==> flow/design.v <==
module mux2_1 (input logic in1, in2, se,
				output logic out);
always_comb
begin
	if(se)
	begin
		out = in2;
	end
	else
	begin
		out = in1;
	end
end
endmodule
module mux16_1(input logic in0, in1, in2, in3, in4, in5, in6, in7, in8, in9, in10, in11, in12,
				input logic in13, in14, in15,
				input logic [3:0] se,
				output logic out);
always_comb
begin			
	case(se)
		4'b0000:	out = in0;
		4'b0001:	out = in1;
		4'b0010:	out = in2;
		4'b0011:	out = in3;
		4'b0100:	out = in4;
		4'b0101:	out = in5;
		4'b0110:	out = in6;
		4'b0111:	out = in7;
		4'b1000:	out = in8;
		4'b1001:	out = in9;
		4'b1010:	out = in10;
		4'b1011:	out = in11;
		4'b1100:	out = in12;
		4'b1101:	out = in13;
		4'b1110:	out = in14;
		4'b1111:	out = in15;
	endcase
end
endmodule
module rng (input logic clk, reset,
				output logic [1023:0] out);
logic [239:0] temp, nxt;
always_ff @(posedge clk, negedge reset)
begin
	if (~reset)
	begin
		temp <= '1;
	end
	else
	begin
		temp <= nxt;
	end
end
assign nxt[0] = temp[0] ^ temp[4] ^ temp[20] ^ temp[72] ^ temp[206];   
assign nxt[1] = temp[1] ^ temp[5] ^ temp[21] ^ temp[73] ^ temp[207];   
assign nxt[2] = temp[2] ^ temp[6] ^ temp[22] ^ temp[74] ^ temp[208];   
assign nxt[3] = temp[3] ^ temp[7] ^ temp[23] ^ temp[75] ^ temp[209];   
assign nxt[4] = temp[4] ^ temp[8] ^ temp[24] ^ temp[76] ^ temp[212];   
assign nxt[5] = temp[5] ^ temp[9] ^ temp[25] ^ temp[77] ^ temp[213];   
assign nxt[6] = temp[6] ^ temp[10] ^ temp[26] ^ temp[78] ^ temp[214];   
assign nxt[7] = temp[7] ^ temp[11] ^ temp[27] ^ temp[79] ^ temp[215];   
assign nxt[8] = temp[8] ^ temp[12] ^ temp[28] ^ temp[80] ^ temp[218];   
assign nxt[9] = temp[9] ^ temp[13] ^ temp[29] ^ temp[81] ^ temp[219];   
assign nxt[10] = temp[10] ^ temp[14] ^ temp[30] ^ temp[82] ^ temp[220];   
assign nxt[11] = temp[11] ^ temp[15] ^ temp[31] ^ temp[83] ^ temp[221];   
assign nxt[12] = temp[12] ^ temp[16] ^ temp[32] ^ temp[84] ^ temp[224];   
assign nxt[13] = temp[13] ^ temp[17] ^ temp[33] ^ temp[85] ^ temp[225];   
assign nxt[14] = temp[14] ^ temp[18] ^ temp[34] ^ temp[86] ^ temp[226];   
assign nxt[15] = temp[15] ^ temp[19] ^ temp[35] ^ temp[87] ^ temp[227];   
assign nxt[16] = temp[16] ^ temp[20] ^ temp[36] ^ temp[88] ^ temp[230];   
assign nxt[17] = temp[17] ^ temp[21] ^ temp[37] ^ temp[89] ^ temp[231];   
assign nxt[18] = temp[18] ^ temp[22] ^ temp[38] ^ temp[90] ^ temp[232];   
assign nxt[19] = temp[19] ^ temp[23] ^ temp[39] ^ temp[91] ^ temp[233];   
assign nxt[20] = temp[20] ^ temp[24] ^ temp[40] ^ temp[92] ^ temp[236];   
assign nxt[21] = temp[21] ^ temp[25] ^ temp[41] ^ temp[93] ^ temp[237];   
assign nxt[22] = temp[22] ^ temp[26] ^ temp[42] ^ temp[94] ^ temp[238];   
assign nxt[23] = temp[23] ^ temp[27] ^ temp[43] ^ temp[95] ^ temp[239];   
assign nxt[24] = temp[24] ^ temp[28] ^ temp[44] ^ temp[96];   
assign nxt[25] = temp[25] ^ temp[29] ^ temp[45] ^ temp[97];   
assign nxt[26] = temp[26] ^ temp[30] ^ temp[46] ^ temp[98];   
assign nxt[27] = temp[27] ^ temp[31] ^ temp[47] ^ temp[99];   
assign nxt[28] = temp[28] ^ temp[32] ^ temp[48] ^ temp[100];   
assign nxt[29] = temp[29] ^ temp[33] ^ temp[49] ^ temp[101];   
assign nxt[30] = temp[30] ^ temp[34] ^ temp[50] ^ temp[102];   
assign nxt[31] = temp[31] ^ temp[35] ^ temp[51] ^ temp[103];   
assign nxt[32] = temp[32] ^ temp[36] ^ temp[52] ^ temp[104];   
assign nxt[33] = temp[33] ^ temp[37] ^ temp[53] ^ temp[105];   
assign nxt[34] = temp[34] ^ temp[38] ^ temp[54] ^ temp[106];   
assign nxt[35] = temp[35] ^ temp[39] ^ temp[55] ^ temp[107];   
assign nxt[36] = temp[36] ^ temp[40] ^ temp[56] ^ temp[108];   
assign nxt[37] = temp[37] ^ temp[41] ^ temp[57] ^ temp[109];   
assign nxt[38] = temp[38] ^ temp[42] ^ temp[58] ^ temp[110];   
assign nxt[39] = temp[39] ^ temp[43] ^ temp[59] ^ temp[111];   
assign nxt[40] = temp[40] ^ temp[44] ^ temp[60] ^ temp[112];   
assign nxt[41] = temp[41] ^ temp[45] ^ temp[61] ^ temp[113];   
assign nxt[42] = temp[42] ^ temp[46] ^ temp[62] ^ temp[114];   
assign nxt[43] = temp[43] ^ temp[47] ^ temp[63] ^ temp[115];   
assign nxt[44] = temp[44] ^ temp[48] ^ temp[64] ^ temp[116];   
assign nxt[45] = temp[45] ^ temp[49] ^ temp[65] ^ temp[117];   
assign nxt[46] = temp[46] ^ temp[50] ^ temp[66] ^ temp[118];   
assign nxt[47] = temp[47] ^ temp[51] ^ temp[67] ^ temp[119];   
assign nxt[48] = temp[48] ^ temp[52] ^ temp[68] ^ temp[120];   
assign nxt[49] = temp[49] ^ temp[53] ^ temp[69] ^ temp[121];   
assign nxt[50] = temp[50] ^ temp[54] ^ temp[70] ^ temp[122];   
assign nxt[51] = temp[51] ^ temp[55] ^ temp[71] ^ temp[123];   
assign nxt[52] = temp[52] ^ temp[56] ^ temp[72] ^ temp[124];   
assign nxt[53] = temp[53] ^ temp[57] ^ temp[73] ^ temp[125];   
assign nxt[54] = temp[54] ^ temp[58] ^ temp[74] ^ temp[126];   
assign nxt[55] = temp[55] ^ temp[59] ^ temp[75] ^ temp[127];   
assign nxt[56] = temp[56] ^ temp[60] ^ temp[76] ^ temp[128];   
assign nxt[57] = temp[57] ^ temp[61] ^ temp[77] ^ temp[129];   
assign nxt[58] = temp[58] ^ temp[62] ^ temp[78] ^ temp[130];   
assign nxt[59] = temp[59] ^ temp[63] ^ temp[79] ^ temp[131];   
assign nxt[60] = temp[60] ^ temp[64] ^ temp[80] ^ temp[132];   
assign nxt[61] = temp[61] ^ temp[65] ^ temp[81] ^ temp[133];   
assign nxt[62] = temp[62] ^ temp[66] ^ temp[82] ^ temp[134];   
assign nxt[63] = temp[63] ^ temp[67] ^ temp[83] ^ temp[135];   
assign nxt[64] = temp[64] ^ temp[68] ^ temp[84] ^ temp[136];   
assign nxt[65] = temp[65] ^ temp[69] ^ temp[85] ^ temp[137];   
assign nxt[66] = temp[66] ^ temp[70] ^ temp[86] ^ temp[138];   
assign nxt[67] = temp[67] ^ temp[71] ^ temp[87] ^ temp[139];   
assign nxt[68] = temp[68] ^ temp[72] ^ temp[88] ^ temp[140];   
assign nxt[69] = temp[69] ^ temp[73] ^ temp[89] ^ temp[141];   
assign nxt[70] = temp[70] ^ temp[74] ^ temp[90] ^ temp[142];   
assign nxt[71] = temp[71] ^ temp[75] ^ temp[91] ^ temp[143];   
assign nxt[72] = temp[72] ^ temp[76] ^ temp[92] ^ temp[144];   
assign nxt[73] = temp[73] ^ temp[77] ^ temp[93] ^ temp[145];   
assign nxt[74] = temp[74] ^ temp[78] ^ temp[94] ^ temp[146];   
assign nxt[75] = temp[75] ^ temp[79] ^ temp[95] ^ temp[147];   
assign nxt[76] = temp[76] ^ temp[80] ^ temp[96] ^ temp[148];   
assign nxt[77] = temp[77] ^ temp[81] ^ temp[97] ^ temp[149];   
assign nxt[78] = temp[78] ^ temp[82] ^ temp[98] ^ temp[150];   
assign nxt[79] = temp[79] ^ temp[83] ^ temp[99] ^ temp[151];   
assign nxt[80] = temp[80] ^ temp[84] ^ temp[100] ^ temp[152];   
assign nxt[81] = temp[81] ^ temp[85] ^ temp[101] ^ temp[153];   
assign nxt[82] = temp[82] ^ temp[86] ^ temp[102] ^ temp[154];   
assign nxt[83] = temp[83] ^ temp[87] ^ temp[103] ^ temp[155];   
assign nxt[84] = temp[84] ^ temp[88] ^ temp[104] ^ temp[156];   
assign nxt[85] = temp[85] ^ temp[89] ^ temp[105] ^ temp[157];   
assign nxt[86] = temp[86] ^ temp[90] ^ temp[106] ^ temp[158];   
assign nxt[87] = temp[87] ^ temp[91] ^ temp[107] ^ temp[159];   
assign nxt[88] = temp[88] ^ temp[92] ^ temp[108] ^ temp[160];   
assign nxt[89] = temp[89] ^ temp[93] ^ temp[109] ^ temp[161];   
assign nxt[90] = temp[90] ^ temp[94] ^ temp[110] ^ temp[162];   
assign nxt[91] = temp[91] ^ temp[95] ^ temp[111] ^ temp[163];   
assign nxt[92] = temp[92] ^ temp[96] ^ temp[112] ^ temp[164];   
assign nxt[93] = temp[93] ^ temp[97] ^ temp[113] ^ temp[165];   
assign nxt[94] = temp[94] ^ temp[98] ^ temp[114] ^ temp[166];   
assign nxt[95] = temp[95] ^ temp[99] ^ temp[115] ^ temp[167];   
assign nxt[96] = temp[96] ^ temp[100] ^ temp[116] ^ temp[168];   
assign nxt[97] = temp[97] ^ temp[101] ^ temp[117] ^ temp[169];   
assign nxt[98] = temp[98] ^ temp[102] ^ temp[118] ^ temp[170];   
assign nxt[99] = temp[99] ^ temp[103] ^ temp[119] ^ temp[171];   
assign nxt[100] = temp[100] ^ temp[104] ^ temp[120] ^ temp[172];   
assign nxt[101] = temp[101] ^ temp[105] ^ temp[121] ^ temp[173];   
assign nxt[102] = temp[102] ^ temp[106] ^ temp[122] ^ temp[174];   
assign nxt[103] = temp[103] ^ temp[107] ^ temp[123] ^ temp[175];   
assign nxt[104] = temp[104] ^ temp[108] ^ temp[124] ^ temp[176];   
assign nxt[105] = temp[105] ^ temp[109] ^ temp[125] ^ temp[177];   
assign nxt[106] = temp[106] ^ temp[110] ^ temp[126] ^ temp[178];   
assign nxt[107] = temp[107] ^ temp[111] ^ temp[127] ^ temp[179];   
assign nxt[108] = temp[108] ^ temp[112] ^ temp[128] ^ temp[180];   
assign nxt[109] = temp[109] ^ temp[113] ^ temp[129] ^ temp[181];   
assign nxt[110] = temp[110] ^ temp[114] ^ temp[130] ^ temp[182];   
assign nxt[111] = temp[111] ^ temp[115] ^ temp[131] ^ temp[183];   
assign nxt[112] = temp[112] ^ temp[116] ^ temp[132] ^ temp[184];   
assign nxt[113] = temp[113] ^ temp[117] ^ temp[133] ^ temp[185];   
assign nxt[114] = temp[114] ^ temp[118] ^ temp[134] ^ temp[186];   
assign nxt[115] = temp[115] ^ temp[119] ^ temp[135] ^ temp[187];   
assign nxt[116] = temp[116] ^ temp[120] ^ temp[136] ^ temp[188];   
assign nxt[117] = temp[117] ^ temp[121] ^ temp[137] ^ temp[189];   
assign nxt[118] = temp[118] ^ temp[122] ^ temp[138] ^ temp[190];   
assign nxt[119] = temp[119] ^ temp[123] ^ temp[139] ^ temp[191];   
assign nxt[120] = temp[120] ^ temp[124] ^ temp[140] ^ temp[192];   
assign nxt[121] = temp[121] ^ temp[125] ^ temp[141] ^ temp[193];   
assign nxt[122] = temp[122] ^ temp[126] ^ temp[142] ^ temp[194];   
assign nxt[123] = temp[123] ^ temp[127] ^ temp[143] ^ temp[195];   
assign nxt[124] = temp[124] ^ temp[128] ^ temp[144] ^ temp[196];   
assign nxt[125] = temp[125] ^ temp[129] ^ temp[145] ^ temp[197];   
assign nxt[126] = temp[126] ^ temp[130] ^ temp[146] ^ temp[198];   
assign nxt[127] = temp[127] ^ temp[131] ^ temp[147] ^ temp[199];   
assign nxt[128] = temp[128] ^ temp[132] ^ temp[148] ^ temp[200];   
assign nxt[129] = temp[129] ^ temp[133] ^ temp[149] ^ temp[201];   
assign nxt[130] = temp[130] ^ temp[134] ^ temp[150] ^ temp[202];   
assign nxt[131] = temp[131] ^ temp[135] ^ temp[151] ^ temp[203];   
assign nxt[132] = temp[132] ^ temp[136] ^ temp[152] ^ temp[204];   
assign nxt[133] = temp[133] ^ temp[137] ^ temp[153] ^ temp[205];   
assign nxt[134] = temp[134] ^ temp[138] ^ temp[154] ^ temp[206];   
assign nxt[135] = temp[135] ^ temp[139] ^ temp[155] ^ temp[207];   
assign nxt[136] = temp[136] ^ temp[140] ^ temp[156] ^ temp[210];   
assign nxt[137] = temp[137] ^ temp[141] ^ temp[157] ^ temp[211];   
assign nxt[138] = temp[138] ^ temp[142] ^ temp[158] ^ temp[212];   
assign nxt[139] = temp[139] ^ temp[143] ^ temp[159] ^ temp[213];   
assign nxt[140] = temp[140] ^ temp[144] ^ temp[160] ^ temp[216];   
assign nxt[141] = temp[141] ^ temp[145] ^ temp[161] ^ temp[217];   
assign nxt[142] = temp[142] ^ temp[146] ^ temp[162] ^ temp[218];   
assign nxt[143] = temp[143] ^ temp[147] ^ temp[163] ^ temp[219];   
assign nxt[144] = temp[144] ^ temp[148] ^ temp[164] ^ temp[222];   
assign nxt[145] = temp[145] ^ temp[149] ^ temp[165] ^ temp[223];   
assign nxt[146] = temp[146] ^ temp[150] ^ temp[166] ^ temp[224];   
assign nxt[147] = temp[147] ^ temp[151] ^ temp[167] ^ temp[225];   
assign nxt[148] = temp[148] ^ temp[152] ^ temp[168] ^ temp[228];   
assign nxt[149] = temp[149] ^ temp[153] ^ temp[169] ^ temp[229];   
assign nxt[150] = temp[150] ^ temp[154] ^ temp[170] ^ temp[230];   
assign nxt[151] = temp[151] ^ temp[155] ^ temp[171] ^ temp[231];   
assign nxt[152] = temp[152] ^ temp[156] ^ temp[172] ^ temp[234];   
assign nxt[153] = temp[153] ^ temp[157] ^ temp[173] ^ temp[235];   
assign nxt[154] = temp[154] ^ temp[158] ^ temp[174] ^ temp[236];   
assign nxt[155] = temp[155] ^ temp[159] ^ temp[175] ^ temp[237];   
assign nxt[156] = temp[156] ^ temp[160] ^ temp[176];   
assign nxt[157] = temp[157] ^ temp[161] ^ temp[177];   
assign nxt[158] = temp[158] ^ temp[162] ^ temp[178];   
assign nxt[159] = temp[159] ^ temp[163] ^ temp[179];   
assign nxt[160] = temp[160] ^ temp[164] ^ temp[180];   
assign nxt[161] = temp[161] ^ temp[165] ^ temp[181];   
assign nxt[162] = temp[162] ^ temp[166] ^ temp[182];   
assign nxt[163] = temp[163] ^ temp[167] ^ temp[183];   
assign nxt[164] = temp[164] ^ temp[168] ^ temp[184];   
assign nxt[165] = temp[165] ^ temp[169] ^ temp[185];   
assign nxt[166] = temp[166] ^ temp[170] ^ temp[186];   
assign nxt[167] = temp[167] ^ temp[171] ^ temp[187];   
assign nxt[168] = temp[168] ^ temp[172] ^ temp[188];   
assign nxt[169] = temp[169] ^ temp[173] ^ temp[189];   
assign nxt[170] = temp[170] ^ temp[174] ^ temp[190];   
assign nxt[171] = temp[171] ^ temp[175] ^ temp[191];   
assign nxt[172] = temp[172] ^ temp[176] ^ temp[192];   
assign nxt[173] = temp[173] ^ temp[177] ^ temp[193];   
assign nxt[174] = temp[174] ^ temp[178] ^ temp[194];   
assign nxt[175] = temp[175] ^ temp[179] ^ temp[195];   
assign nxt[176] = temp[176] ^ temp[180] ^ temp[196];   
assign nxt[177] = temp[177] ^ temp[181] ^ temp[197];   
assign nxt[178] = temp[178] ^ temp[182] ^ temp[198];   
assign nxt[179] = temp[179] ^ temp[183] ^ temp[199];   
assign nxt[180] = temp[180] ^ temp[184] ^ temp[200];   
assign nxt[181] = temp[181] ^ temp[185] ^ temp[201];   
assign nxt[182] = temp[182] ^ temp[186] ^ temp[202];   
assign nxt[183] = temp[183] ^ temp[187] ^ temp[203];   
assign nxt[184] = temp[184] ^ temp[188] ^ temp[204];   
assign nxt[185] = temp[185] ^ temp[189] ^ temp[205];   
assign nxt[186] = temp[186] ^ temp[190] ^ temp[206];   
assign nxt[187] = temp[187] ^ temp[191] ^ temp[207];   
assign nxt[188] = temp[188] ^ temp[192] ^ temp[210];   
assign nxt[189] = temp[189] ^ temp[193] ^ temp[211];   
assign nxt[190] = temp[190] ^ temp[194] ^ temp[212];   
assign nxt[191] = temp[191] ^ temp[195] ^ temp[213];   
assign nxt[192] = temp[192] ^ temp[196] ^ temp[216];   
assign nxt[193] = temp[193] ^ temp[197] ^ temp[217];   
assign nxt[194] = temp[194] ^ temp[198] ^ temp[218];   
assign nxt[195] = temp[195] ^ temp[199] ^ temp[219];   
assign nxt[196] = temp[196] ^ temp[200] ^ temp[222];   
assign nxt[197] = temp[197] ^ temp[201] ^ temp[223];   
assign nxt[198] = temp[198] ^ temp[202] ^ temp[224];   
assign nxt[199] = temp[199] ^ temp[203] ^ temp[225];   
assign nxt[200] = temp[200] ^ temp[204] ^ temp[228];   
assign nxt[201] = temp[201] ^ temp[205] ^ temp[229];   
assign nxt[202] = temp[202] ^ temp[206] ^ temp[230];   
assign nxt[203] = temp[203] ^ temp[207] ^ temp[231];   
assign nxt[204] = temp[204] ^ temp[210] ^ temp[234];   
assign nxt[205] = temp[205] ^ temp[211] ^ temp[235];   
assign nxt[206] = temp[206] ^ temp[212] ^ temp[236];   
assign nxt[207] = temp[207] ^ temp[213] ^ temp[237];   
assign nxt[208] = temp[208] ^ temp[214] ^ temp[238];   
assign nxt[209] = temp[209] ^ temp[215] ^ temp[239];   
assign nxt[210] = temp[210] ^ temp[216];   
assign nxt[211] = temp[211] ^ temp[217];   
assign nxt[212] = temp[212] ^ temp[218];   
assign nxt[213] = temp[213] ^ temp[219];   
assign nxt[214] = temp[214] ^ temp[220];   
assign nxt[215] = temp[215] ^ temp[221];   
assign nxt[216] = temp[216] ^ temp[222];   
assign nxt[217] = temp[217] ^ temp[223];   
assign nxt[218] = temp[218] ^ temp[224];   
assign nxt[219] = temp[219] ^ temp[225];   
assign nxt[220] = temp[220] ^ temp[226];   
assign nxt[221] = temp[221] ^ temp[227];   
assign nxt[222] = temp[222] ^ temp[228];   
assign nxt[223] = temp[223] ^ temp[229];   
assign nxt[224] = temp[224] ^ temp[230];   
assign nxt[225] = temp[225] ^ temp[231];   
assign nxt[226] = temp[226] ^ temp[232];   
assign nxt[227] = temp[227] ^ temp[233];   
assign nxt[228] = temp[228] ^ temp[234];   
assign nxt[229] = temp[229] ^ temp[235];   
assign nxt[230] = temp[230] ^ temp[236];   
assign nxt[231] = temp[231] ^ temp[237];   
assign nxt[232] = temp[232] ^ temp[238];   
assign nxt[233] = temp[233] ^ temp[239];   
assign nxt[234] = temp[234];   
assign nxt[235] = temp[235];   
assign nxt[236] = temp[236];   
assign nxt[237] = temp[237];   
assign nxt[238] = temp[238];   
assign nxt[239] = temp[239];   
always_comb
begin
	out = '1;
	out[456] = temp[0];
	out[457] = temp[1];
	out[458] = temp[2];
	out[459] = temp[3];
	out[466] = temp[4];
	out[467] = temp[5];
	out[468] = temp[6];
	out[469] = temp[7];
	out[476] = temp[8];
	out[477] = temp[9];
	out[478] = temp[10];
	out[479] = temp[11];
	out[486] = temp[12];
	out[487] = temp[13];
	out[488] = temp[14];
	out[489] = temp[15];
	out[496] = temp[16];
	out[497] = temp[17];
	out[498] = temp[18];
	out[499] = temp[19];
	out[506] = temp[20];
	out[507] = temp[21];
	out[508] = temp[22];
	out[509] = temp[23];
	out[516] = temp[24];
	out[517] = temp[25];
	out[518] = temp[26];
	out[519] = temp[27];
	out[526] = temp[28];
	out[527] = temp[29];
	out[528] = temp[30];
	out[529] = temp[31];
	out[536] = temp[32];
	out[537] = temp[33];
	out[538] = temp[34];
	out[539] = temp[35];
	out[546] = temp[36];
	out[547] = temp[37];
	out[548] = temp[38];
	out[549] = temp[39];
	out[556] = temp[40];
	out[557] = temp[41];
	out[558] = temp[42];
	out[559] = temp[43];
	out[566] = temp[44];
	out[567] = temp[45];
	out[568] = temp[46];
	out[569] = temp[47];
	out[576] = temp[48];
	out[577] = temp[49];
	out[578] = temp[50];
	out[579] = temp[51];
	out[586] = temp[52];
	out[587] = temp[53];
	out[588] = temp[54];
	out[589] = temp[55];
	out[596] = temp[56];
	out[597] = temp[57];
	out[598] = temp[58];
	out[599] = temp[59];
	out[606] = temp[60];
	out[607] = temp[61];
	out[608] = temp[62];
	out[609] = temp[63];
	out[616] = temp[64];
	out[617] = temp[65];
	out[618] = temp[66];
	out[619] = temp[67];
	out[626] = temp[68];
	out[627] = temp[69];
	out[628] = temp[70];
	out[629] = temp[71];
	out[636] = temp[72];
	out[637] = temp[73];
	out[638] = temp[74];
	out[639] = temp[75];
	out[646] = temp[76];
	out[647] = temp[77];
	out[648] = temp[78];
	out[649] = temp[79];
	out[656] = temp[80];
	out[657] = temp[81];
	out[658] = temp[82];
	out[659] = temp[83];
	out[666] = temp[84];
	out[667] = temp[85];
	out[668] = temp[86];
	out[669] = temp[87];
	out[676] = temp[88];
	out[677] = temp[89];
	out[678] = temp[90];
	out[679] = temp[91];
	out[686] = temp[92];
	out[687] = temp[93];
	out[688] = temp[94];
	out[689] = temp[95];
	out[696] = temp[96];
	out[697] = temp[97];
	out[698] = temp[98];
	out[699] = temp[99];
	out[706] = temp[100];
	out[707] = temp[101];
	out[708] = temp[102];
	out[709] = temp[103];
	out[716] = temp[104];
	out[717] = temp[105];
	out[718] = temp[106];
	out[719] = temp[107];
	out[726] = temp[108];
	out[727] = temp[109];
	out[728] = temp[110];
	out[729] = temp[111];
	out[736] = temp[112];
	out[737] = temp[113];
	out[738] = temp[114];
	out[739] = temp[115];
	out[746] = temp[116];
	out[747] = temp[117];
	out[748] = temp[118];
	out[749] = temp[119];
	out[756] = temp[120];
	out[757] = temp[121];
	out[758] = temp[122];
	out[759] = temp[123];
	out[766] = temp[124];
	out[767] = temp[125];
	out[768] = temp[126];
	out[769] = temp[127];
	out[776] = temp[128];
	out[777] = temp[129];
	out[778] = temp[130];
	out[779] = temp[131];
	out[786] = temp[132];
	out[787] = temp[133];
	out[788] = temp[134];
	out[789] = temp[135];
	out[796] = temp[136];
	out[797] = temp[137];
	out[798] = temp[138];
	out[799] = temp[139];
	out[806] = temp[140];
	out[807] = temp[141];
	out[808] = temp[142];
	out[809] = temp[143];
	out[816] = temp[144];
	out[817] = temp[145];
	out[818] = temp[146];
	out[819] = temp[147];
	out[826] = temp[148];
	out[827] = temp[149];
	out[828] = temp[150];
	out[829] = temp[151];
	out[836] = temp[152];
	out[837] = temp[153];
	out[838] = temp[154];
	out[839] = temp[155];
	out[846] = temp[156];
	out[847] = temp[157];
	out[848] = temp[158];
	out[849] = temp[159];
	out[856] = temp[160];
	out[857] = temp[161];
	out[858] = temp[162];
	out[859] = temp[163];
	out[866] = temp[164];
	out[867] = temp[165];
	out[868] = temp[166];
	out[869] = temp[167];
	out[876] = temp[168];
	out[877] = temp[169];
	out[878] = temp[170];
	out[879] = temp[171];
	out[886] = temp[172];
	out[887] = temp[173];
	out[888] = temp[174];
	out[889] = temp[175];
	out[896] = temp[176];
	out[897] = temp[177];
	out[898] = temp[178];
	out[899] = temp[179];
	out[906] = temp[180];
	out[907] = temp[181];
	out[908] = temp[182];
	out[909] = temp[183];
	out[916] = temp[184];
	out[917] = temp[185];
	out[918] = temp[186];
	out[919] = temp[187];
	out[926] = temp[188];
	out[927] = temp[189];
	out[928] = temp[190];
	out[929] = temp[191];
	out[936] = temp[192];
	out[937] = temp[193];
	out[938] = temp[194];
	out[939] = temp[195];
	out[946] = temp[196];
	out[947] = temp[197];
	out[948] = temp[198];
	out[949] = temp[199];
	out[956] = temp[200];
	out[957] = temp[201];
	out[958] = temp[202];
	out[959] = temp[203];
	out[966] = temp[204];
	out[967] = temp[205];
	out[968] = temp[206];
	out[969] = temp[207];
	out[970] = temp[208];
	out[971] = temp[209];
	out[976] = temp[210];
	out[977] = temp[211];
	out[978] = temp[212];
	out[979] = temp[213];
	out[980] = temp[214];
	out[981] = temp[215];
	out[986] = temp[216];
	out[987] = temp[217];
	out[988] = temp[218];
	out[989] = temp[219];
	out[990] = temp[220];
	out[991] = temp[221];
	out[996] = temp[222];
	out[997] = temp[223];
	out[998] = temp[224];
	out[999] = temp[225];
	out[1000] = temp[226];
	out[1001] = temp[227];
	out[1006] = temp[228];
	out[1007] = temp[229];
	out[1008] = temp[230];
	out[1009] = temp[231];
	out[1010] = temp[232];
	out[1011] = temp[233];
	out[1016] = temp[234];
	out[1017] = temp[235];
	out[1018] = temp[236];
	out[1019] = temp[237];
	out[1020] = temp[238];
	out[1021] = temp[239];
end
endmodule
module d_ff (input logic d, strobe, clk, reset,
			output logic q);
logic strobe_q;
always_ff@(posedge clk, negedge reset)
begin
	if(~reset)
	begin
		q <= 0;
		strobe_q <= 1'b1;
	end
	else
	begin
		strobe_q <= strobe;
		if (strobe & ~strobe_q)
			q <= d;
	end
end
endmodule
module lut_int (input logic in, reset, clk,
				input logic [7:0] challenge,
				output logic out);
logic top_lo, top_hi, top_chain, bottom_lo, bottom_hi, bottom_chain;
logic [1023:0] mem;
rng rng1(.clk(clk), .reset(reset), .out(mem));
mux2_1 t0(.in1(mem[456]), .in2(mem[457]), .se(in), .out(top_lo));
mux2_1 t1(.in1(mem[458]), .in2(mem[459]), .se(in), .out(top_hi));
mux2_1 t2(.in1(top_lo), .in2(top_hi), .se(challenge[7]), .out(top_chain));
mux2_1 b0(.in1(mem[968]), .in2(mem[969]), .se(in), .out(bottom_lo));
mux2_1 b1(.in1(mem[970]), .in2(mem[971]), .se(in), .out(bottom_hi));
mux2_1 b2(.in1(bottom_lo), .in2(bottom_hi), .se(challenge[7]), .out(bottom_chain));
d_ff d0(.d(top_chain), .strobe(bottom_chain), .clk(clk), .reset(reset), .q(out));
endmodule
module chain(input logic [7:0] challenge,
			input logic in, reset, clk,
			output logic [7:0] out_chain);
wire [7:0] temp_chain;
lut_int c1(.in(in), .reset(reset), .clk(clk), .challenge(challenge), .out(temp_chain[0]));
lut_int c2(.in(in), .reset(reset), .clk(clk), .challenge(challenge), .out(temp_chain[1]));
lut_int c3(.in(in), .reset(reset), .clk(clk), .challenge(challenge), .out(temp_chain[2]));
lut_int c4(.in(in), .reset(reset), .clk(clk), .challenge(challenge), .out(temp_chain[3]));
lut_int c5(.in(in), .reset(reset), .clk(clk), .challenge(challenge), .out(temp_chain[4]));
lut_int c6(.in(in), .reset(reset), .clk(clk), .challenge(challenge), .out(temp_chain[5]));
lut_int c7(.in(in), .reset(reset), .clk(clk), .challenge(challenge), .out(temp_chain[6]));
lut_int c8(.in(in), .reset(reset), .clk(clk), .challenge(challenge), .out(temp_chain[7]));
assign out_chain = temp_chain;
endmodule
module lfsr #(parameter size = 8) (input logic clk, en_lfsr, reset,
									input logic [size-1 : 0] in_lfsr,
									output logic [size-1 : 0] out_lfsr);
logic shift;
always_ff@(posedge clk, negedge reset)
begin
	if(~reset)
	begin
		out_lfsr <= '0;
		shift <= 1'b0;
	end
	else
	begin
		if (en_lfsr)
		begin
			shift <= out_lfsr[7] ^ out_lfsr[6] ^ out_lfsr[5] ^ out_lfsr[0];
			out_lfsr <= {shift, out_lfsr[size-2:0]};
		end
		else
		begin
			out_lfsr <= in_lfsr;
		end
	end
end
endmodule
module arbiter_puf #(parameter challenge_size = 8, response_width = 24)
					(input logic [challenge_size-1 : 0] challenge,
					input logic clk, reset,
					output logic [response_width-1 : 0] response);
logic [challenge_size-1 : 0] out_lfsr;
logic [31:0] out_muxchain;
logic temp_out_mux1, temp_out_mux2;
logic out_mux1, out_mux2, en;
logic [7:0] count;
logic temp_comp;
logic [response_width-1 : 0] temp_response;
lfsr #(challenge_size) lfsr1(.clk(clk), .en_lfsr(en), .reset(reset), .in_lfsr(challenge), .out_lfsr(out_lfsr));
logic [7:0] out_chain0, out_chain1;
chain c0 (.in(en), .clk(clk), .reset(reset), .challenge(out_lfsr), .out_chain(out_chain0));
chain c1 (.in(en), .clk(clk), .reset(reset), .challenge(out_lfsr), .out_chain(out_chain1));
assign out_muxchain[7:0] = out_chain0;
assign out_muxchain[15:8] = out_chain1;
assign out_muxchain[31:16] = '0;
mux16_1 m3(.in0(out_muxchain[0]), .in1(out_muxchain[1]), .in2(out_muxchain[2]), .in3(out_muxchain[3]), .in4(out_muxchain[4]), .in5(out_muxchain[5]), .in6(out_muxchain[6]), .in7(out_muxchain[7]), .in8(out_muxchain[8]), .in9(out_muxchain[9]), .in10(out_muxchain[10]), .in11(out_muxchain[11]), .in12(out_muxchain[12]), .in13(out_muxchain[13]), .in14(out_muxchain[14]), .in15(out_muxchain[15]), .se(out_lfsr[3:0]), .out(temp_out_mux1)); 
mux16_1 m4(.in0(out_muxchain[16]), .in1(out_muxchain[17]), .in2(out_muxchain[18]), .in3(out_muxchain[19]), .in4(out_muxchain[20]), .in5(out_muxchain[21]), .in6(out_muxchain[22]), .in7(out_muxchain[23]), .in8(out_muxchain[24]), .in9(out_muxchain[25]), .in10(out_muxchain[26]), .in11(out_muxchain[27]), .in12(out_muxchain[28]), .in13(out_muxchain[29]), .in14(out_muxchain[30]), .in15(out_muxchain[31]), .se(out_lfsr[7:4]), .out(temp_out_mux2));
assign  out_mux1 = temp_out_mux1;
assign  out_mux2 = temp_out_mux2;
always_ff@(posedge clk, negedge reset)
begin:SEQ
	if(~reset)
	begin
		count <= '0;
		temp_response <= '0;
		temp_comp <= '0;
		response <= '0;
		en <= 0;
	end
	else
	begin
		if(count < response_width)
		begin
			if(out_mux1 > out_mux2)
			begin
				temp_comp <= 1;
			end
			else
			begin
				temp_comp <= 0;
			end
			temp_response <= {temp_comp, temp_response[response_width-1 : 1]};
			count <= count + 1;
			en <= 1;
		end
		else if (count == response_width)
		begin
			en <= 0;
			response <= temp_response;
			count <= '0;
		end
	end
end
endmodule
# Step by step through the tools: arbiter_puf
# Each step is given for the RTL above and for the edited RTL.
# Lines under "before" count in the file above, lines under "after" in the edited file.
# "change": "after" minus "before" as printed here. "change_rel_pct": 100 x difference / "before".
# Operators: Yosys type, input widths -> output width; for muxes data width and select width s.
# Cell names lack the library's common part.
# Not given: n/a
[setup]
top = "arbiter_puf"
clock_port = "clk"
library = "sky130hd"
lib_corner = "tt_025C_1v80"

# The edit
# Unified diff, file above to edited file.
# The edit is scripted, without regard to the design's behaviour, which it may alter; it was not made to optimise anything.
# begin of diff
@@ -609,5 +609,5 @@
 end
 endmodule
-module arbiter_puf #(parameter challenge_size = 8, response_width = 24)
+module arbiter_puf #(parameter challenge_size = 10, response_width = 24)
 					(input logic [challenge_size-1 : 0] challenge,
 					input logic clk, reset,
# end of diff

# Elaborated design
# Yosys after proc, flatten, opt, wreduce and memory -nomap, before mapping. Memory bits, and registers merged into a memory's read port (data or address), are not among the register bits. Print and check cells are not counted. Equal cells are merged and count once.
[bits]
columns = ["element", "before", "after", "change", "change_rel_pct"]
rows = [
  ["mem_count", 0, 0, 0, "n/a"],
  ["inputBits", 10, 12, 2, 20.00],
  ["clocked_rd_ports_x_width", 0, 0, 0, "n/a"],
  ["latch_bits", 0, 0, 0, "n/a"],
  ["output_inout_bits", 24, 24, 0, 0.00],
  ["ram_bits", 0, 0, 0, "n/a"],
  ["mem_bits_ro", 0, 0, 0, "n/a"],
  ["reg_bits", 3843, 3842, -1, -0.03],
]
[op_classes]
columns = ["element", "before", "after", "change", "change_rel_pct"]
rows = [
  ["div", 0, 0, 0, "n/a"],
  ["n_eq", 31, 31, 0, 0.00],
  ["addsub", 1, 1, 0, 0.00],
  ["logic", 10020, 10017, -3, -0.03],
  ["reduce_logical", 5, 5, 0, 0.00],
  ["mux", 104, 103, -1, -0.96],
  ["cmp", 2, 2, 0, 0.00],
  ["mul", 0, 0, 0, "n/a"],
  ["shift", 0, 0, 0, "n/a"],
]
[op_table]
columns = ["op", "before", "after", "change", "change_rel_pct"]
rows = [
  ["$xor 1x1->1", 9667, 9664, -3, -0.03],
  ["$mux 8", 3, 2, -1, -33.33],
]
# Unchanged operator kinds not shown: 16.

# Logic depth
# Yosys ltp: most cells in a row. Word level: on the elaborated netlist, between registers, memories and ports. Mapped: between sequential cells and ports; inverters and the memories' decode and read muxes count.
[logic_depth]
columns = ["element", "before", "after", "change", "change_rel_pct"]
rows = [
  ["ltp_word", 5, 5, 0, 0.00],
  ["ABC_AREA", "0", "0", "n/a", "n/a"],
  ["depth_mapped", 6, 6, 0, 0.00],
  ["mapped_depth_nobuf", 5, 6, 1, 20.00],
]

# Mapped cells and area
# The flow's flattened synthesis, as Yosys stat reports it; memories are mapped. The netlist is that of the ABC_AREA named above (0 if unset); the other value can give another one.
[types]
columns = ["type", "before", "after", "change", "change_rel_pct"]
rows = [
  ["mux4_1", 18, 5, -13, -72.22],
  ["mux4_2", 16, 29, 13, 81.25],
  ["clkbuf_1", 374, 381, 7, 1.87],
  ["mux2_2", 36, 30, -6, -16.67],
  ["clkbuf_8", 5, 0, -5, -100.00],
  ["mux2_4", 12, 16, 4, 33.33],
  ["nor2b_4", 12, 16, 4, 33.33],
  ["xnor2_1", 7268, 7265, -3, -0.04],
  ["dfrtp_1", 82, 79, -3, -3.66],
  ["buf_2", 12, 9, -3, -25.00],
  ["o21ai_0", 3, 6, 3, 100.00],
  ["nor4_1", 0, 3, 3, "n/a"],
  ["nor2b_1", 5, 3, -2, -40.00],
  ["nand3_1", 4, 2, -2, -50.00],
  ["buf_6", 3, 5, 2, 66.67],
  ["mux2i_1", 3, 1, -2, -66.67],
  ["nand4_1", 3, 1, -2, -66.67],
  ["nor2_1", 3, 1, -2, -66.67],
]
# Unchanged cell types not shown: 5.
# Not every row of either side is listed.
[synth_totals]
columns = ["element", "before", "after", "change", "change_rel_pct"]
rows = [
  ["area_mm2", 0.1896519, 0.1894279, -0.0002240, -0.12],
  ["ffs", 3842, 3839, -3, -0.08],
  ["stdcells", 14215, 14206, -9, -0.06],
  ["n_buf", 397, 396, -1, -0.25],
]
# By module: a second synthesis without flattening, with its own total; a netlist apart from the flattened one above.
[unflattened]
columns = ["element", "before", "after", "change", "change_rel_pct"]
rows = [
  ["cells_unflattened", 26547, 26551, 4, 0.02],
  ["hier_area_mm2", 0.2874294, 0.2875345, 0.0001051, 0.04],
]
# Rows give one instance, submodules left out.
[modules_before]
columns = ["module", "mod_seq_area_mm2", "instances", "area_mm2", "cells"]
rows = [
  ["rng", 0.0061484, 16, 0.0176081, 1638],
  ["arbiter_puf", 0.0014514, 1, 0.002351, 142],
  ["mux2_1", 0, 96, 0.000015, 1],
  ["d_ff", 0.0000513, 16, 0.0000801, 4],
  ["lfsr #(size=8)", 0.0002252, 1, 0.0003553, 23],
  ["mux16_1", 0, 2, 0.0001351, 7],
  ["chain", 0, 2, 0, 0],
  ["lut_int", 0, 16, 0, 0],
]
[modules_after]
columns = ["module", "mod_seq_area_mm2", "instances", "area_mm2", "cells"]
rows = [
  ["rng", 0.0061484, 16, 0.0176081, 1638],
  ["arbiter_puf", 0.0014514, 1, 0.002351, 142],
  ["mux2_1", 0, 96, 0.000015, 1],
  ["d_ff", 0.0000513, 16, 0.0000801, 4],
  ["lfsr #(size=10)", 0.0002753, 1, 0.0004604, 27],
  ["mux16_1", 0, 2, 0.0001351, 7],
  ["chain", 0, 2, 0, 0],
  ["lut_int", 0, 16, 0, 0],
]

# Timing after synthesis
# OpenSTA on the mapped netlist: ideal clock, no wires. The path of least setup slack (recovery checks aside). Input and output delay are each 20% of the period. Register names are those of the netlist, which keeps one name where synthesis merged equal registers.
[synth_path]
columns = ["element", "before", "after", "change", "change_rel_pct"]
rows = [
  ["path_kind", "register to output", "register to output", "n/a", "n/a"],
  ["from", "register response[0]", "register response[0]", "n/a", "n/a"],
  ["to", "output response[0]", "output response[0]", "n/a", "n/a"],
  ["required_ns", 6.400, 6.400, 0.000, 0.00],
  ["output_delay_ns", 1.600, 1.600, 0.000, 0.00],
  ["delay_ns", 0.382, 0.382, 0.000, 0.00],
  ["tclk_ns", 8.0, 8.0, 0.0, 0.00],
  ["stages", 1, 1, 0, 0.00],
  ["arrival_time_ns", 0.382, 0.382, 0.000, 0.00],
  ["setup_slack_ns", 6.018, 6.018, 0.000, "n/a"],
  ["n_path_buf", 0, 0, 0, "n/a"],
  ["period_less_setup_slack_ns", 1.982, 1.982, 0.000, 0.00],
]
# "delay_ns" = arrival - input delay + setup time.
# A path that ends at an output port has no setup time.
# "stages": output pins that drive a net of the path, with the launching flip-flop's if there is one; two outputs of one cell count as two.
# "period_less_setup_slack_ns" is the clock period less the worst setup slack; recovery checks do not enter. This is arithmetic on one report: input and output delays are still those of the set period (20% each).
[synth_via_before]
path_cell_list = "dfrtp_1"
elab_chain_cells = 0
[synth_rtl_before]
columns = ["element", "line_no", "rtl"]
rows = [
  ["from (decl)", 614, "output logic [response_width-1 : 0] response);"],
  ["from (assign)", 640, "response <= '0;"],
  ["from (assign)", 662, "response <= temp_response;"],
  ["to (decl)", 614, ""],
]
[synth_via_after]
path_cell_list = "dfrtp_1"
elab_chain_cells = 0
[synth_rtl_after]
columns = ["element", "line_no", "rtl"]
rows = [
  ["from (decl)", 614, "output logic [response_width-1 : 0] response);"],
  ["from (assign)", 640, "response <= '0;"],
  ["from (assign)", 662, "response <= temp_response;"],
  ["to (decl)", 614, ""],
]

# Timing after layout
# From the final timing report of each run of set A: the path of least setup slack in the routed layout; clock arrival at registers is part of the times.
[layout_path]
columns = ["element", "before", "after", "change", "change_rel_pct"]
rows = [
  ["path_kind", "register to output", "register to output", "n/a", "n/a"],
  ["from", "register response[4]", "register response[23]", "n/a", "n/a"],
  ["to", "output response[4]", "output response[23]", "n/a", "n/a"],
  ["stages", 2, 2, 0, 0.00],
  ["output_delay_ns", 0.77, 0.77, 0.00, 0.00],
  ["required_ns", 3.09, 3.09, 0.00, 0.00],
  ["arrival_time_ns", 2.38, 1.89, -0.49, -20.59],
  ["setup_slack_ns", 0.70, 1.20, 0.50, "n/a"],
  ["n_path_buf", 1, 1, 0, 0.00],
  ["tclk_ns", 3.86, 3.86, 0.00, 0.00],
]
[layout_via_before]
path_cell_list = "dfrtp_1 -> clkdlybuf4s50_1"
elab_chain_cells = 0
[layout_rtl_before]
columns = ["element", "line_no", "rtl"]
rows = [
  ["from (decl)", 614, "output logic [response_width-1 : 0] response);"],
  ["from (assign)", 640, "response <= '0;"],
  ["from (assign)", 662, "response <= temp_response;"],
  ["to (decl)", 614, ""],
]
[layout_via_after]
path_cell_list = "dfrtp_1 -> clkdlybuf4s50_1"
elab_chain_cells = 0
[layout_rtl_after]
columns = ["element", "line_no", "rtl"]
rows = [
  ["from (decl)", 614, "output logic [response_width-1 : 0] response);"],
  ["from (assign)", 640, "response <= '0;"],
  ["from (assign)", 662, "response <= temp_response;"],
  ["to (decl)", 614, ""],
]

# Flow runs
# Runs of the flow (Yosys, OpenROAD) on both versions; the two runs of a pair have the same settings. The constraints put input and output delay at 20% of the set period each and load the outputs with 0.01 pF.
[settings_set_A]
CORE_UTILIZATION = 40
period_ns = 3.86
CAP_MARGIN = 20
CORE_MARGIN = 2
SLEW_MARGIN = 20
[measured_set_A]
columns = ["element", "before", "after", "change", "change_rel_pct"]
rows = [
  ["achieved_period_ns", 3.157, 2.663, -0.494, -15.65],
  ["ws_setup_ns", 0.703, 1.197, 0.494, "n/a"],
  ["yosys.chip_area_mm2", 0.1896519, 0.1894279, -0.0002240, -0.12],
  ["final_stdcell_area_mm2", 0.211806, 0.211968, 0.000162, 0.08],
  ["die_footprint_mm2", 0.479653, 0.479092, -0.000561, -0.12],
  ["setupTns_ns", 0.000, 0.000, 0.000, "n/a"],
  ["power_uw", 83837, 84305, 468, 0.56],
]
[settings_set_B]
CORE_UTILIZATION = 43
CTS_CLUSTER_SIZE = 89
GPL_ROUTABILITY_DRIVEN = 1
MAX_ROUTING_LAYER = "met4"
PLACE_DENSITY = 0.57
period_ns = 6.05
CAP_MARGIN = 20
CORE_MARGIN = 2
SLEW_MARGIN = 20
[measured_set_B]
columns = ["element", "before", "after", "change", "change_rel_pct"]
rows = [
  ["achieved_period_ns", 3.076, 3.066, -0.010, -0.33],
  ["ws_setup_ns", 2.974, 2.984, 0.010, "n/a"],
  ["yosys.chip_area_mm2", 0.1896519, 0.1894279, -0.0002240, -0.12],
  ["final_stdcell_area_mm2", 0.211453, 0.21115, -0.000303, -0.14],
  ["die_footprint_mm2", 0.446378, 0.445857, -0.000521, -0.12],
  ["setupTns_ns", 0.000, 0.000, 0.000, "n/a"],
  ["power_uw", 53791, 53496, -295, -0.55],
]
# "achieved_period_ns": clock period set for the run, less the worst setup slack. It is reckoned from that one timing run; input and output delays stay at 20% of the period that was set.
# "power_uw" is the tool's figure for a default switching activity; nothing was simulated.
